==> flow/design.v <==
module i2c_master(dout,sda,scl,sda_drv,scl_drv,done,ack_err,busy,clk,rst,din,newd,addr,op);
input clk,rst,op,newd;
input [7:0] din;
input [6:0] addr;
output [7:0] dout;
input sda;
input scl;
output sda_drv;
output scl_drv;
output reg done, ack_err, busy;
parameter sys_freq = 40000000; 
parameter i2c_freq = 100000; 
parameter clk_count4 = sys_freq / i2c_freq;
parameter clk_count1 = clk_count4/4;
reg sda_t, scl_t, scl_en;
reg r_scl;
reg [1:0] pulse;
integer count1;
always @(posedge clk) begin
	if(rst) begin
		pulse <= 0;
		count1 <= 0;
	end
	else if(busy == 0) begin
		pulse <= 0;
		count1 <= 0;
	end
	else if(count1 == clk_count1-1) begin
		pulse <= 1;
		count1 <= count1+1;
	end
	else if(count1 == clk_count1*2-1) begin
		pulse <= 2;
		count1 <= count1+1;
	end
	else if(count1 == clk_count1*3-1) begin
		pulse <= 3;
		count1 <= count1+1;
	end
	else if(count1 == clk_count1*4-1) begin
		pulse <= 0;
		count1 <= 0;
	end
	else begin
		count1 <= count1 + 1;
	end
end
typedef enum logic [3:0]
		  {IDLE = 4'd0, 
		  START = 4'd1, 
		  WRITE_ADD = 4'd2, 
		  ACK_1 = 4'd3, 
		  WRITE_DATA = 4'd4, 
		  ACK_2 = 4'd5, 
		  STOP = 4'd6, 
		  MASTER_NACK = 4'd7,
		  READ_DATA = 4'd8} state_type;
state_type state;
reg [7:0] tx_data, rx_data;
reg [7:0] add;
reg sda_en, r_ack;
reg [3:0] bit_count;
always@(posedge clk) begin
	if(rst) begin
		state <= IDLE;
		bit_count <= 0;
		sda_t <= 0;
		scl_t <= 0;
		scl_en <= 1;
		tx_data <= 0;
		add <= 0;
		ack_err <= 0;
		busy <= 0;
		done <= 0;
		sda_en <= 0;
		r_ack <= 0;
		rx_data <= 0;
		r_scl <= 0;
	end
	else
		case(state) 
			IDLE: begin
				done <= 0;
				if(newd) begin
					state <= START;
					tx_data <= din;
					add <= {addr,op};
					busy <= 1;
					ack_err <= 0;
				end
				else begin
					state <= IDLE;
					tx_data <= 0;
					add <= 0;
					busy <= 0;
					ack_err <= 0;
				end
			end
			START: begin
				sda_en <= 1'b1;
				case(pulse)
					0: begin sda_t <= 1'b1; scl_t <= 1; end
					1: begin sda_t <= 1'b1; scl_t <= 1; end
					2: begin sda_t <= 1'b0; scl_t <= 1; end
					3: begin sda_t <= 1'b0; scl_t <= 1; end
				endcase
				if(count1 == clk_count1*4-1) begin
					sda_en <= 1;
					state <= WRITE_ADD;
					scl_t <= 0;
				end
				else begin
					state <= START;
				end
			end 
			WRITE_ADD: begin
				if(bit_count<=7) begin
					case(pulse) 
					0: begin scl_t <= 0; sda_t <= 1'b0; end
					1: begin scl_t <= 0; sda_t <= add[7-bit_count]; end
					2: begin scl_t <= 1;  end
					3: begin scl_t <= 1;  end
					endcase
					if(count1 == clk_count1*4-1) begin
						bit_count <= bit_count + 1;
						scl_t <= 0;
						state <= WRITE_ADD;
					end
					else begin
						state <= WRITE_ADD;
					end
				end
				else begin
					bit_count <= 0;
					state <= ACK_1;
					scl_t <= 0;
					sda_en <= 0;
				end
			end
			ACK_1: begin
				sda_en <= 0;
				case(pulse) 
					0: begin 
						scl_en <= 0;  
						if(count1 == 20)
							r_scl <= scl;
						else 	
							r_scl <= r_scl;
					end
					1: begin 
						scl_en <= 1;
						sda_t<= 1'b0; r_ack <= sda;
						scl_t <= (r_scl == 1'b1) ? 1'b0: 1'b0;
					end
					2: begin 
						scl_en <= 1;
						scl_t <= (r_scl == 1'b1) ? 1'b1: 1'b0;
					end
					3: begin 
						scl_en <= 1;
						scl_t <= (r_scl == 1'b1) ? 1'b1: 1'b0;
					end
				endcase
				if(count1 == clk_count1*4-1) begin
					if(r_scl == 1'b0) 
						state <= ACK_1;
					else if(r_ack == 0 && add[0] == 0) begin
						state <= WRITE_DATA;
						sda_en <= 1;
						scl_t <= 0;
						bit_count <= 0;
					end
					else if(r_ack == 0 && add[0] == 1) begin
						state <= READ_DATA;
						sda_en <= 0;
						scl_t <= 0;
						bit_count <= 0;
					end
					else begin
						state <= STOP;
						sda_en <= 1;
						ack_err <= 1;
					end
				end
				else begin
					state <= ACK_1;
				end
			end
			WRITE_DATA: begin
				sda_en <= 1'b1;
				if(bit_count <= 7) begin
					case(pulse) 
						0: begin scl_t <= 0; sda_t <= 1'b0; end
						1: begin scl_t <= 0; sda_t <= tx_data[7-bit_count]; end
						2: begin scl_t <= 1;  end
						3: begin scl_t <= 1;  end
					endcase
					if(count1 == clk_count1*4-1) begin
						bit_count <= bit_count + 1;
						state <= WRITE_DATA;
						scl_t <= 0;
					end
					else 
						state <= WRITE_DATA;
				end
				else begin
					state <= ACK_2;
					bit_count <= 0;
					sda_en <= 0;
				end
			end
			READ_DATA: begin
				sda_en <= 0;
				if(bit_count <= 7) begin
					case(pulse) 
						0: begin scl_t <= 0; sda_t <= 1'b0; end
						1: begin scl_t <= 0; sda_t <= 1'b0;end
						2: begin scl_t <= 1; rx_data <= (count1 == 200)?{rx_data[6:0],sda}: rx_data; end
						3: begin scl_t <= 1;  end
					endcase
					if(count1 == clk_count1*4-1) begin
						bit_count <= bit_count + 1;
						state <= READ_DATA;
						scl_t <= 0;
					end
					else 
						state <= READ_DATA;
				end
				else begin
					state <= MASTER_NACK;
					bit_count <= 0;
					sda_en <= 1;
				end
			end
			ACK_2: begin
				sda_en <= 0;
				case(pulse) 
					0: begin scl_t <= 0; sda_t <= 1'b0; end
					1: begin scl_t <= 0; sda_t <= 1'b0;end
					2: begin scl_t <= 1; sda_t<= 1'b0; r_ack <= 0; end
					3: begin scl_t <= 1;  end
				endcase
				if(count1 == clk_count1*4-1) begin
					scl_t <= 1;
					sda_t <= 0;
					if(r_ack == 0) begin
						state <= STOP;
						sda_en <= 1;
					end
					else begin
						state <= STOP;
						sda_en <= 1;
						ack_err <= 1;
					end
				end
				else begin
					state <= ACK_2;
				end
			end
			MASTER_NACK: begin
				sda_en <= 1;
				case(pulse) 
					0: begin scl_t <= 0; sda_t <= 1'b1; end
					1: begin scl_t <= 0; sda_t <= 1'b1; end
					2: begin scl_t <= 1; sda_t <= 1'b1; end
					3: begin scl_t <= 1; sda_t <= 1'b1; end
				endcase
				if(count1== clk_count1*4-1) begin
					scl_t <= 1;
					sda_t <= 0;
					state <= STOP;
				end
				else 
					state <= MASTER_NACK;
			end
			STOP: begin
				case(pulse) 
					0: begin scl_t <= 1; sda_t <= 1'b0; end
					1: begin scl_t <= 1; sda_t <= 1'b0; end
					2: begin scl_t <= 1; sda_t <= 1'b1; end
					3: begin scl_t <= 1; sda_t <= 1'b1; end
				endcase
				if(count1== clk_count1*4-1) begin
					state <= IDLE;
					done <= 1;
					busy <= 0;
					sda_en <= 1;
					scl_t <= 0;
				end
				else 
					state <= STOP;
			end
		endcase
end
assign sda_drv = (sda_en)?(sda_t==1'b0)?1'b0:1'b1:1'b1;
assign scl_drv = (scl_en==1'b1) ? scl_t : 1'b1;
assign dout = rx_data;
endmodule
module i2c_Slave(scl,sda,sda_drv,scl_drv,ack_err,clk,rst,stretch,done);
input scl,clk,rst,stretch;
input sda;
output sda_drv, scl_drv;
output reg done,ack_err;
reg sda_en,sda_t,scl_t,scl_en;
parameter sys_freq = 40000000;
parameter i2c_freq = 100000;  
parameter clk_count4 = sys_freq/i2c_freq;
parameter clk_count1 = clk_count4/4;
integer count1,i;
reg [1:0] pulse;
reg [7:0] mem[128];
reg busy;
reg [7:0] din,dout;
reg r_mem,w_mem;
reg [6:0] addr;
reg [7:0] r_addr;
always@(posedge clk) begin
	if(rst) begin
		for(i = 0;i<128;i=i+1) 
			mem[i] <= i;
		dout <= 8'b0;
	end
	else if(r_mem == 1'b1)
		dout <= mem[addr];
	else if(w_mem == 1'b1)
		mem[addr] <= din;
end
always@(posedge clk) begin
	if(rst) begin
		pulse <= 0;
		count1 <= 0;
	end
	else if(busy == 1'b0) begin
		pulse <= 2;
		count1 <= 202;
	end
	else if(count1 == clk_count1-1)begin
		pulse <= 1;
		count1 <= count1 + 1;
    end
	else if(count1 == clk_count1*2-1)begin
		pulse <= 2;
		count1 <= count1 + 1;
    end
	else if(count1 == clk_count1*3-1)begin
		pulse <= 3;
		count1 <= count1 + 1;
    end
	else if(count1 == clk_count1*4-1) begin
		pulse <= 0;
		count1 <= 0;
	end
	else begin
		count1 <= count1 + 1;
	end
end
typedef enum logic [3:0] {idle = 0, read_addr = 1, send_ack1 = 2, send_data = 3, master_ack = 4, read_data = 5, send_ack2 = 6, wait_p = 7, detect_stop = 8,wait_stretch = 9} state_type;
state_type state;
reg [3:0] bitcnt;
reg r_ack;
always@(posedge clk) begin
	if(rst) begin
		state <= idle;
		bitcnt <= 0;
		busy <= 0;
		din <= 8'd0;
		done <= 0;
		ack_err <= 0;
		sda_en <= 0;
		sda_t <= 0;
		r_mem <= 0;
		r_addr <= 0;
		addr <= 0;
		scl_t <= 0;
		scl_en <= 0;
		w_mem <= 0;
		r_ack <= 0;
	end
	else begin
		case(state) 
			idle: begin
				done <= 0;
				sda_en <= 1'b0;
				scl_en <= 0;
				if(sda == 1'b0 && scl == 1'b1) begin
					state <= wait_p;
					busy <= 1;
				end
				else 
					state <= idle;
			end
			wait_p: begin
				if(pulse == 2'b11 && count1 == 399) begin
					state <= read_addr;
				end
				else 
					state <= wait_p;
			end
			read_addr: begin
				sda_en <= 0;
				if(bitcnt <= 7) begin
					case(pulse)
						0: begin end
						1: begin end
						2: begin r_addr <= (count1==200)?{r_addr[6:0],sda}:r_addr; end
						3: begin end
					endcase
					if(count1 == clk_count1*4-1) begin
						bitcnt <= bitcnt + 1;
						state <= read_addr;
					end
					else 
						state <= read_addr;
			     end
					else begin
						if(stretch == 1'b1) begin
							state <= wait_stretch;
							bitcnt <= 0;
							scl_en <= 1;
							addr <= r_addr[7:1];
						end
						else begin
							state <= send_ack1;
							bitcnt <= 0;
							sda_en <= 1;
							scl_en <= 0;
							addr <= r_addr[7:1];
						end
					end
			end
			wait_stretch: begin
				case(pulse) 
					0: begin 
						scl_en <= 1;
						scl_t <= 0;
					end
					1: begin 
					   scl_en <= 1;
					   scl_t <= 0;
					 end
					2: begin scl_en <= 0;end
					3: begin end
				endcase
				if(count1 == clk_count1*4-1) begin
						if(stretch == 1'b1)
							state <= wait_stretch;
						else begin
							state <= send_ack1;
							scl_en <= 1'b0;
							sda_en <= 1'b1;
						end
					end
					else 
					   state <= wait_stretch;
			end
			send_ack1: begin
				sda_en <= 1;
				case(pulse)
					0: begin sda_t <= 0; scl_en <= 1; scl_t <= 1; end
					1: begin scl_en <= 0; end
					2: begin end
					3: begin end
				endcase
				if(count1 == clk_count1*4-1) begin
					if(r_addr[0] == 1'b0) begin
						state <= read_data;
						r_mem <= 1'b0;
					end
					else begin
						state <= send_data;
						r_mem <= 1'b1;
					end
				end
				else 
					state <= send_ack1;
			end
			send_data: begin
				sda_en <= 1;
				if(bitcnt <= 7) begin
					r_mem <= 0;
					case(pulse)
					0: begin end
					1: begin sda_t <= (count1==100)?dout[7-bitcnt] : sda_t; end
					2: begin end
					3: begin end
					endcase
					if(count1 == clk_count1*4-1) begin
						bitcnt<= bitcnt + 1;
						state <= send_data;
					end
					else begin
						state <= send_data;
					end
				end
				else begin
					state <= master_ack;
					bitcnt <= 0;
					sda_en <= 0;
				end
			end
			read_data: begin
				sda_en <= 0;
				if(bitcnt<= 7) begin
					case(pulse)
					0: begin end
					1: begin end
					2: begin din <=(count1==200)?{din[6:0],sda}:din; end
					3: begin end
					endcase
					if(count1 == clk_count1*4-1) begin
						state<= read_data;
						bitcnt <= bitcnt + 1;
					end
					else	
						state <= read_data;
				end
				else begin
					state <= send_ack2;
					bitcnt <= 0;
					sda_en <= 1;
					w_mem <= 1;
				end
			end
			send_ack2: begin
			sda_en <= 1;
				case(pulse)
					0: begin sda_t <= 0; end
					1: begin w_mem <= 0; end
					2: begin end
					3: begin end
				endcase
				if(count1 == clk_count1*4-1) begin
					state <= detect_stop;
					sda_en <= 0;
				end
				else 
					state <= send_ack2;
			end
			master_ack: begin
				case(pulse)
					0: begin end
					1: begin end
					2: begin r_ack <=(count1==200)?sda:r_ack; end
					3: begin end
				endcase
				if(count1 == clk_count1*4-1) begin
					if(r_ack == 1'b1) begin
						state <= detect_stop;
						sda_en <= 0;
						ack_err <= 1;
					end
					else begin
						state <= detect_stop;
						sda_en <= 0;
						ack_err <= 0;
					end
				end
				else 
					state <= master_ack;
			end
			detect_stop: begin
				sda_en <= 0;
				if(count1 == 399 && pulse == 2'b11) begin
					state <= idle;
					done <= 1;
					busy <= 0;
				end
				else 
					state <= detect_stop;
			end
			default: state <= idle;
		endcase
	end
end
assign sda_drv = (sda_en==1'b1)?sda_t:1'b1;
assign scl_drv = (scl_en == 1'b1) ? scl_t: 1'b1;
endmodule
`timescale 1ns / 1ps
module i2c_top(
input clk, rst, newd, op, stretch,
input [6:0] addr,
input [7:0] din,
output [7:0] dout,
output busy,ack_err,
output done,
output sda, scl
);
wire ack_errm, ack_errs;
wire sda_m, scl_m, sda_s, scl_s;
i2c_master master (dout,sda,scl,sda_m,scl_m,done,ack_errm,busy,clk,rst,din,newd,addr,op);
i2c_Slave slave (.clk(clk),.rst(rst),.stretch(stretch),.sda(sda),.scl(scl),.sda_drv(sda_s),.scl_drv(scl_s),.ack_err(ack_errs),.done() );
assign sda = sda_m & sda_s;
assign scl = scl_m & scl_s;
assign ack_err = ack_errs | ack_errm;
endmodule
== Reports on i2c_top ==
The steps from the RTL of i2c_top to its reports follow in flow order.
Line numbers count from 1 in the design file above.
Operators: Yosys type, input widths -> output width; for muxes data width and select width s.
Cell names lack the library's common part.
Not given: n/a
Inputs
  top: i2c_top
  clock: clk
  cell library: sky130hd
  library corner: tt_025C_1v80

== After elaboration ==
Source: Yosys, flattened and elaborated, memories not mapped. Widths are those after wreduce. Registers that Yosys merges into a memory's read port (data or address) are not register bits. Print and check cells do not count.
Memory sizes are those after Yosys's memory passes, which may raise the word count (mostly to a power of two), join words into wider ones and drop unused or constant bits.
Cells by class
  add/subtract/negate cells: 6
  magnitude comparators: 2
  eq/ne operators: 73
  shift operators: 3
  multiplexer cells: 156
  bitwise operators: 9
  reductions and logical operators: 65
Operators by type and width (count)
  $mux 32: 8
  $eq 32x10->1 const B: 4
  $eq 32x9->1 const B: 4
  $eq 32x8->1 const B: 3
  $shiftx 8x32->1: 3
  $mux 4: 21
  $mux 1: 77
  $add 32x2->32 const B: 2
  $mux 8: 6
  $pmux 4 s10: 1
  $ne 2x1->1 const B: 18
  $pmux 4 s9: 1
  $eq 32x6->1 const B: 1
  $eq 4x3->1 const B: 8
  $pmux 1 s2: 16
  $reduce_and 3->1: 9
  $ne 2x2->1 const B: 12
  $reduce_or 2->1: 11
  $mux 2: 11
  $mux 7: 3
  $eq 4x2->1 const B: 4
  $reduce_and 4->1: 4
  $reduce_bool 4->1: 4
  $reduce_bool 8->1: 2
  $pmux 1 s8: 2
  $reduce_or 3->1: 5
  $mux 3: 5
  $reduce_bool 2->1: 6
Other operator kinds: 30; their cells: 63.
Storage and ports
  register bits: 149
  memory bits (writable): 1024
  memories: 1
  input port bits: 20
  output and inout bits: 13
  elaborated cells: 350
Memory list
  slave.mem: depth 128, width 8, line 311  | reg [7:0] mem[128];

== Logic depth ==
Longest topological path by Yosys (ltp), each cell counted once; first at word level (registers and memories cut), then after technology mapping (sequential cells cut; the memories' decode and read muxes count).
Logic depth
  depth after elaboration: 8
  ABC_AREA: 0
  mapped depth: 12
  depth with buffers taken out: 7

== Netlist ==
Yosys stat after the flow's synthesis: flattened, memories mapped to cells. It holds for the ABC_AREA given above (unset counts as 0); a run with the other value may have another netlist.
Cells by type
  edfxtp_1: count 1024, total area 3.07E+04 um2
  dfxtp_1: count 172, total area 3.44E+03 um2
  or3_1: count 437, total area 2.73E+03 um2
  mux4_2: count 97, total area 2.18E+03 um2
  mux2i_1: count 172, total area 1.72E+03 um2
  and3_1: count 244, total area 1.53E+03 um2
  clkbuf_1: count 402, total area 1.51E+03 um2
  and2_1: count 216, total area 1.35E+03 um2
  o21ai_0: count 195, total area 975.936 um2
  nor2_1: count 242, total area 908.371 um2
  nor3_1: count 178, total area 890.854 um2
  mux2_2: count 67, total area 754.474 um2
  nand2_1: count 171, total area 641.866 um2
  a221oi_1: count 67, total area 586.813 um2
  a21oi_1: count 106, total area 530.509 um2
  nand3_1: count 86, total area 430.413 um2
  a22oi_1: count 57, total area 427.91 um2
  buf_2: count 72, total area 360.346 um2
Other cell types: 69; their cells: 550.
Synthesis totals
  cell count: 4555
  chip area (Yosys): 55908.6 um2
  sequential part of the area: 34192.8 um2
  mapped flip-flops: 1196
  buffer cells: 507
The figures by module come from a second, unflattened synthesis with its own total; it is not the netlist above.
Second synthesis, totals
  cell total of the unflattened synthesis: 4541
  area (unflattened synthesis): 55931.1 um2
Rows give one instance, submodules left out.
By module
  i2c_Slave: times used 1, cells 4077, area 51938.6 um2, sequential area 32571.2 um2
  i2c_master: times used 1, cells 461, area 3973.8 um2, sequential area 1641.6 um2
  i2c_top: times used 1, cells 3, area 18.8 um2, sequential area 0.0 um2

== Worst setup path after synthesis ==
Source: OpenSTA report_checks on the synthesized netlist (no wires, ideal clock, input and output delay 20% of the period each), path of least setup slack; recovery checks are left aside. Register names are those of the netlist, which keeps one name where synthesis merged equal registers.
Timing post-synthesis
  path kind: in2reg
  start: input rst
  end: memory slave.mem[15][0]
  clock period: 10.0 ns
  input delay: 2.000 ns
  setup time: 0.384 ns
  launch time at the first pin: 2.000 ns
  arrival time: 3.780 ns
  required time: 9.616 ns
  setup slack: 5.836 ns
  delay of the path: 2.164 ns
  driving pins on the path: 7
  path buffers: 3
  synthesis period reached: 4.164 ns
"delay of the path" = arrival - input delay + setup time.
"driving pins on the path" counts driving pins, that of a launching flip-flop among them; a cell with two outputs on the path counts twice.
"synthesis period reached" = period - worst setup slack (recovery checks aside). The figure is calculated, with input and output delays left at 20% of the set period.
Between the ends stands the longest chain of elaborated cells between them, by number of cells; it is not shown to be the way that was timed. Of several equally long chains one is given.
A line is the first line of the expression or statement that the cell stems from. Yosys adds cells for indexed reads and writes and turns some case tables into memories.
The path ends at the enable pin of a flip-flop; only ways to that pin are counted.
Between the ends, post-synthesis
  path through: clkinv_1 -> and3_1 -> clkbuf_1 -> nand2_1 -> clkbuf_1 -> clkbuf_1 -> o21ai_0
  length of the longest elaborated chain: 1
  elaborated cells between the ends (all ways): 3
  RTL lines with such cells: 1
  classes of those cells: 3 x mux
RTL lines, path post-synthesis
  start, declared: line 580  | input clk, rst, newd, op, stretch,
  $mux 7: line 318  | if(rst) begin
  end, declared: line 311  | reg [7:0] mem[128];

== Path in the finished layout ==
Path of least setup slack in the final report of flow run 1 (OpenROAD, finished layout, wires in). Where an end is a register, its clock arrival counts in the times.
Timing after layout
  path kind: reg2reg
  start: register slave.addr[1]
  end: memory slave.mem[58][2]
  clock period: 6.57 ns
  setup time: 0.29 ns
  launch time at the first pin: 0.77 ns
  arrival time: 4.56 ns
  required time: 7.04 ns
  setup slack: 2.47 ns
  driving pins on the path: 7
  path buffers: 3
Between the ends stands the longest chain of elaborated cells between them, by number of cells; it is not shown to be the way that was timed. Of several equally long chains one is given.
A register here has more assigning lines than the two given.
Between the ends, after layout
  path through: dfxtp_4 -> nor2b_4 -> buf_4 -> nand3_4 -> buf_4 -> o21ai_0 -> buf_2
  length of the longest elaborated chain: 3
  elaborated cells between the ends (all ways): 3
  RTL lines with such cells: 3
  classes of those cells: 3 x mux
RTL lines, path after layout
  start, declared: line 315  | reg [6:0] addr;
  start, assigned: line 420  | addr <= r_addr[7:1];
  start, assigned: line 427  | addr <= r_addr[7:1];
  $mux 7: line 325  | else if(w_mem == 1'b1)
  $mux 7: line 323  | else if(r_mem == 1'b1)
  $mux 7: line 318  | if(rst) begin
  end, declared: line 311  | reg [7:0] mem[128];

Subject: i2c_top on sky130hd, stored results

Hello all,

Measured data: module i2c_top, platform sky130hd, 4 stored runs of the flow under differing settings, order arbitrary. Input and output delays are each 20% of the period that was set; the output load is 0.01 pF.

==> flow run 1: settings <==
{ "CAP_MARGIN": 40, "CORE_UTILIZATION": 43, "CTS_CLUSTER_SIZE": 23, "PLACE_DENSITY_LB_ADDON": 0.14, "SETUP_SLACK_MARGIN": 1.06, "period_ns": 6.57, "CORE_MARGIN": 2, "SLEW_MARGIN": 20 }
==> flow run 1: results <==
die outline area: 132919.0 um2
area of the synthesized netlist: 55908.6 um2
lowest hold slack: 0.448 ns
total negative setup slack: 0.000 ns
final design utilization: 48.8 %
worst setup slack after layout: 2.471 ns

==> flow run 2: settings <==
{ "ABC_AREA": 1, "CORE_ASPECT_RATIO": 1.44, "CORE_MARGIN": 7, "GPL_ROUTABILITY_DRIVEN": 0, "HOLD_SLACK_MARGIN": -0.05, "MAX_ROUTING_LAYER": "met4", "SETUP_SLACK_MARGIN": 2.07, "period_ns": 10.0, "CAP_MARGIN": 20, "CORE_UTILIZATION": 40, "SLEW_MARGIN": 20 }
==> flow run 2: results <==
lowest hold slack: 0.447 ns
die outline area: 154053.0 um2
final design utilization: 43.8 %
total negative setup slack: 0.000 ns
area of the synthesized netlist: 57236.1 um2
worst setup slack after layout: 5.644 ns

==> flow run 3: settings <==
{ "CELL_PAD_IN_SITES_DETAIL_PLACEMENT": 2, "CORE_UTILIZATION": 46, "GPL_TIMING_DRIVEN": 0, "HOLD_SLACK_MARGIN": 0.29, "MIN_ROUTING_LAYER": "met2", "period_ns": 6.87, "CAP_MARGIN": 20, "CORE_MARGIN": 2, "SLEW_MARGIN": 20 }
==> flow run 3: results <==
not finished: routing ended with error GRT-0116

==> flow run 4: settings <==
{ "ABC_AREA": 1, "MAX_ROUTING_LAYER": "met4", "period_ns": 10.0, "CAP_MARGIN": 20, "CORE_MARGIN": 2, "CORE_UTILIZATION": 40, "SLEW_MARGIN": 20 }
==> flow run 4: results <==
area of the synthesized netlist: 57236.1 um2
die outline area: 146130.0 um2
total negative setup slack: 0.000 ns
final design utilization: 44.5 %
lowest hold slack: 0.447 ns
worst setup slack after layout: 5.335 ns

Thanks
